==> flow/design.v <==
module APB_MASTER(PCLK,PRESETn,PREADY,ST,WEN,APB_WADRS,APB_RADRS,APB_WDATA,PRDATA,PSEL,PLSVERR,PENABLE,PWRITE,PADDR,PWDATA,APB_RDATA_OUT);
input ST,WEN;
input [8:0] APB_WADRS,APB_RADRS;
input [7:0] APB_WDATA;
output [7:0] APB_RDATA_OUT;
input PCLK,PRESETn,PREADY;
input [7:0] PRDATA;
output reg PSEL,PLSVERR;
output reg PENABLE,PWRITE;
output reg [8:0] PADDR;
output reg [7:0] PWDATA;
reg [1:0] PS,NS;
localparam  IDLE=2'b00,
            SETUP=2'b01,
            ACCESS=2'b10;
reg setup_error;
reg invalid_setup_error;
reg [7:0] rdata;
assign APB_RDATA_OUT = rdata;
always @(posedge PCLK)
begin
    if(!PRESETn)
        PS<=IDLE;
    else
        PS<=NS;
end
always @(*)
begin
    case(PS)
        IDLE:
        begin
            if(ST)
            begin
                NS=SETUP;
            end
            else
            begin
                NS=IDLE;
            end
        end
        SETUP:
        begin
            NS=ACCESS;
        end
        ACCESS:
        begin
            if(!PREADY)
                NS=ACCESS;
            else
            begin
                if(ST)
                    NS=SETUP;
                else
                    NS=IDLE;
            end
        end
        default:NS=IDLE;
    endcase
end
always @(posedge PCLK)
begin
    if(!PRESETn)
    begin
        PSEL     <= 0;
        PENABLE  <= 0;
        PWRITE   <= 0;
        PADDR    <= 0;
        PWDATA   <= 0;
    end
    else
    case(NS)
        IDLE:
        begin
            PSEL     <= 0;
            PENABLE  <= 0;
            PWRITE   <= 0;
            PADDR    <= 0;
            PWDATA   <= 0;
        end
        SETUP:
        begin
            PSEL    <= 1;
            PENABLE <= 0;
            PWRITE  <= WEN;
            PADDR   <= WEN ? APB_WADRS : APB_RADRS;
            PWDATA  <= APB_WDATA;
        end
        ACCESS:
        begin
            PSEL    <= 1;
            PENABLE <= 1;
        end
        default:
        begin
            PSEL     <= 0;
            PENABLE  <= 0;
            PWRITE   <= 0;
            PADDR    <= 0;
            PWDATA   <= 0;
        end
    endcase
end
always @(posedge PCLK)
begin
    if(!PRESETn)
        rdata <= 0;
    else if (PS == ACCESS && !PWRITE && PREADY)
        rdata <= PRDATA;
end
always @(*)
begin
    if (PADDR > 9'h03F)
        setup_error = 1'b1;
    else
        setup_error = 1'b0;
    invalid_setup_error = setup_error;
end
always @(posedge PCLK)
begin
    if(!PRESETn)
        PLSVERR <= 0;
    else
        PLSVERR <= invalid_setup_error;
end
endmodule
module APB_SLAVE(
 input PCLK,PRESETn,
 input PSEL,PENABLE,PWRITE,
 input [7:0]PADDR,PWDATA,
 output [7:0]PRDATA,
 output reg PREADY );
reg [7:0] mem [0:63];
assign PRDATA = (PADDR < 8'd64) ? mem[PADDR[5:0]] : 8'h00;
always @(*)
begin
 if(!PRESETn)
      PREADY = 0;
 else if(PSEL && PENABLE)
      PREADY = 1;
 else
      PREADY = 0;
end
always @(posedge PCLK)
begin
 if(PREADY && PWRITE && (PADDR < 8'd64))
      mem[PADDR[5:0]] <= PWDATA;
end
endmodule
module APB_TOP(
    input PCLK, PRESETn,
    input ST, WEN,
    input [8:0] APB_WADRS, APB_RADRS,
    input [7:0] APB_WDATA,
    output [7:0] APB_RDATA_OUT,
    output PSLVERR
);
    wire PSEL, PENABLE, PWRITE, PREADY;
    wire [8:0] PADDR;
    wire [7:0] PWDATA, PRDATA;
    APB_MASTER MASTER_INST (
        .PCLK(PCLK),
        .PRESETn(PRESETn),
        .PREADY(PREADY),
        .ST(ST),
        .WEN(WEN),
        .APB_WADRS(APB_WADRS),
        .APB_RADRS(APB_RADRS),
        .APB_WDATA(APB_WDATA),
        .PRDATA(PRDATA),
        .PSEL(PSEL),
        .PLSVERR(PSLVERR),
        .PENABLE(PENABLE),
        .PWRITE(PWRITE),
        .PADDR(PADDR),
        .PWDATA(PWDATA),
        .APB_RDATA_OUT(APB_RDATA_OUT)
    );
    APB_SLAVE SLAVE_INST (
        .PCLK(PCLK),
        .PRESETn(PRESETn),
        .PSEL(PSEL),
        .PENABLE(PENABLE),
        .PWRITE(PWRITE),
        .PADDR(PADDR[7:0]),  
        .PWDATA(PWDATA),
        .PRDATA(PRDATA),
        .PREADY(PREADY)
    );
endmodule
# Reports on APB_TOP
# What the tools print for APB_TOP, step after step.
# Line numbers count from 1 in the design file above.
# Operators: Yosys type, input widths -> output width; for muxes data width and select width s.
# Library cell names are shortened.
# Not given: --
# setup
design	APB_TOP
clock	PCLK
cell_library	sky130hd
pvt_corner	tt_025C_1v80

# Word-level counts
# Counts by Yosys on the flattened word-level netlist (proc, flatten, opt, wreduce; memories kept). Print and check cells are left out. Cells with the same type and inputs are merged into one.
# Memory sizes are those after Yosys's memory passes, which may raise the word count (mostly to a power of two), join words into wider ones and drop unused or constant bits.
# bits
reg_bits	31
ramBits	512
clocked_rd_ports_x_width	8
memories	1
inputBits	30
# op_classes
compare	2
equal	4
muxes	18
n_reduce_logical	8
# memory_table
memory	words	width	rd	wr	line	text
SLAVE_INST.mem	64	8	1	1	132	reg [7:0] mem [0:63];
# op_table
op	n
$pmux 9 s2	1
$mux 6	3
$pmux 8 s2	1
$mux 8	2
$gt 9x6->1 const B	1
$mux 9	1
$lt 8x7->1 const B	1
$mux 1	7
$pmux 2 s3	1
$logic_and 1x1->1	5
$eq 2x1->1 const B	2
$eq 2x2->1 const B	2
$logic_not 2->1	1
$reduce_or 2->1	1
$pmux 1 s2	1
$mux 2	1
$logic_not 1->1	1

# Logic depth
# Longest topological path by Yosys (ltp), each cell counted once; first at word level (registers and memories cut), then after technology mapping (sequential cells cut; the memories' decode and read muxes count).
# logic_depth
depth_word	9
ABC_AREA	0
ltp_mapped	10
depth_no_buf	8

# Synthesis result
# The flow's flattened synthesis, as Yosys stat reports it; memories are mapped. The netlist is that of the ABC_AREA named above (0 if unset); the other value can give another one.
# Totals and module areas in this step are rounded.
# by_type
cell	n	area_total_um2
edfxtp_1	512	1.54E+04
mux4_2	88	1.98E+03
mux2i_1	117	1.17E+03
dfxtp_1	38	760.73
nor2_1	74	277.766
a22o_1	25	218.96
a221oi_1	16	140.134
nor2b_1	20	125.12
a22oi_1	16	120.115
a2111oi_0	12	105.101
buf_4	12	90.086
clkbuf_1	21	78.826
nand2_1	21	78.826
buf_2	15	75.072
a211o_1	8	70.067
o22ai_1	10	62.56
a211oi_1	8	60.058
buf_6	5	56.304
# Not listed: further types 20, cells in them 67.
# mapped
cell_count	1085
synth_area_um2	21250
ffs	550
# The figures by module come from a second, unflattened synthesis with its own total; it is not the netlist above.
# unflattened
hier_cells	1339
area_unflattened_um2	21560
# Rows give one instance, submodules left out.
# modules
mod	n_inst	cells	area_um2
APB_SLAVE	1	1211	20240
APB_MASTER	1	128	1324
APB_TOP	1	0	0.0

# Path before layout
# Path of least setup slack by OpenSTA after synthesis, without wires, with an ideal clock, recovery checks aside; 20% of the period is set as input and as output delay. Where synthesis merged equal registers, the netlist keeps one of their names.
# synth_timing
path_kind	input port to flip-flop
startpoint	input PRESETn
endpoint	register MASTER_INST.PADDR[4]
period_ns	2.7
setup_time_ns	0.085
arrival_ns	2.202
slack_ns	0.413
path_delay_ns	1.747
driving_pins	10
period_less_setup_slack_ns	2.287
# "path_delay_ns" = arrival - input delay + setup time.
# "driving_pins" counts driving pins, that of a launching flip-flop among them; a cell with two outputs on the path counts twice.
# "period_less_setup_slack_ns" = period - worst setup slack (recovery checks aside). The figure is calculated, with input and output delays left at 20% of the set period.
# Between the ends stands the longest chain of elaborated cells between them, by number of cells; it is not shown to be the way that was timed. Of several equally long chains one is given.
# Each line given opens the expression or statement behind the cell; cells for indexed reads and writes are added by Yosys, which also makes memories of some case tables.
# At most two assigning lines are given for a register; there are more.
# synth_between
path_cell_list	clkbuf_1 and3_1 and2_1 o21ai_0 ha_1 and2_1 clkbuf_1 clkbuf_1 nand2_1 o21ai_0
elab_chain_len	5
# synth_rtl
item	line	text
start: declaration	150	input PCLK, PRESETn,
$mux 1	136	if(!PRESETn)
$mux 2	47	if(!PREADY)
$pmux 2 s3	29	case(PS)
$eq 2x2->1	71	case(NS)
$pmux 9 s2	71
end: assignment	67	PADDR    <= 0;
end: assignment	85	PADDR   <= WEN ? APB_WADRS : APB_RADRS;
end: declaration	10	output reg [8:0] PADDR;

# Timing after layout
# From the final timing report of record 1: the path of least setup slack in the routed layout; clock arrival at registers is part of the times.
# layout_timing
path_kind	flip-flop to flip-flop
startpoint	register (no name shown)
endpoint	register MASTER_INST.rdata[5]
period_ns	2.65
setup_time_ns	0.11
arrival_ns	3.05
slack_ns	0.04
driving_pins	7
# layout_between
path_cell_list	dfxtp_4 buf_12 buf_4 mux4_2 a211oi_1 a2111oi_0 a211o_1
# layout_rtl
item	line	text
end: assignment	106	rdata <= 0;
end: assignment	108	rdata <= PRDATA;
end: declaration	18	reg [7:0] rdata;
# Chain of elaborated cells between the ends: none given.

# Top module APB_TOP; platform sky130hd; tools Yosys and OpenROAD; 4 stored runs in no particular order. Input and output delays are each 20% of the period that was set; the output load is 0.01 pF.
# "period_less_ws_ns": clock period set for the run, less the worst setup slack. It is reckoned from that one timing run; input and output delays stay at 20% of the period that was set.
# "worst_setup_path_time_ns": the worst setup path's part of the clock period (all of it between registers, 20% less for each end at a port) less its slack. A launch clock that arrives late makes it longer, a capture clock that arrives late makes it shorter.
# By "totalPower_uw" is meant OpenSTA's value without simulated activity: inputs other than the clock are taken to toggle once in ten clock periods, and the tool carries that through the logic.
# The results are shown rounded.
# Among the settings, . means not set for that run.
item,record 1,record 2,record 3,record 4
CELL_PAD_IN_SITES_DETAIL_PLACEMENT,0,2,.,.
CELL_PAD_IN_SITES_GLOBAL_PLACEMENT,2,.,.,.
CORE_ASPECT_RATIO,0.56,.,.,1.93
CORE_UTILIZATION,67,35,40,40
CTS_CLUSTER_SIZE,33,.,.,.
GPL_ROUTABILITY_DRIVEN,0,1,.,.
GPL_TIMING_DRIVEN,1,0,.,.
MAX_ROUTING_LAYER,met4,met4,.,.
SETUP_SLACK_MARGIN,-0.04,0.17,1.0,.
TNS_END_PERCENT,100,20,.,20
period_ns,2.65,2.23,2.7,2.7
CAP_MARGIN,20,20,20,5
CORE_MARGIN,2,2,2,2
SLEW_MARGIN,20,20,20,20
ABC_AREA,.,1,.,.
PLACE_DENSITY,.,0.73,.,.
post_synth_area_um2,21250,22360,21250,21250
post_route_util_pct,78.5,47.0,50.0,47.7
worst_setup_path_time_ns,2.61,3.75,2.44,2.65
worst_setup_path_type,flip-flop to flip-flop,flip-flop to flip-flop,flip-flop to flip-flop,flip-flop to flip-flop
period_less_ws_ns,2.612,3.749,2.445,2.650
holdWs_ns,0.466,0.254,0.461,0.466
totalPower_uw,16190,24600,17330,16820
die_footprint_um2,33220,65940,54990,55090
final_setup_ws_ns,0.038,-1.519,0.255,0.050
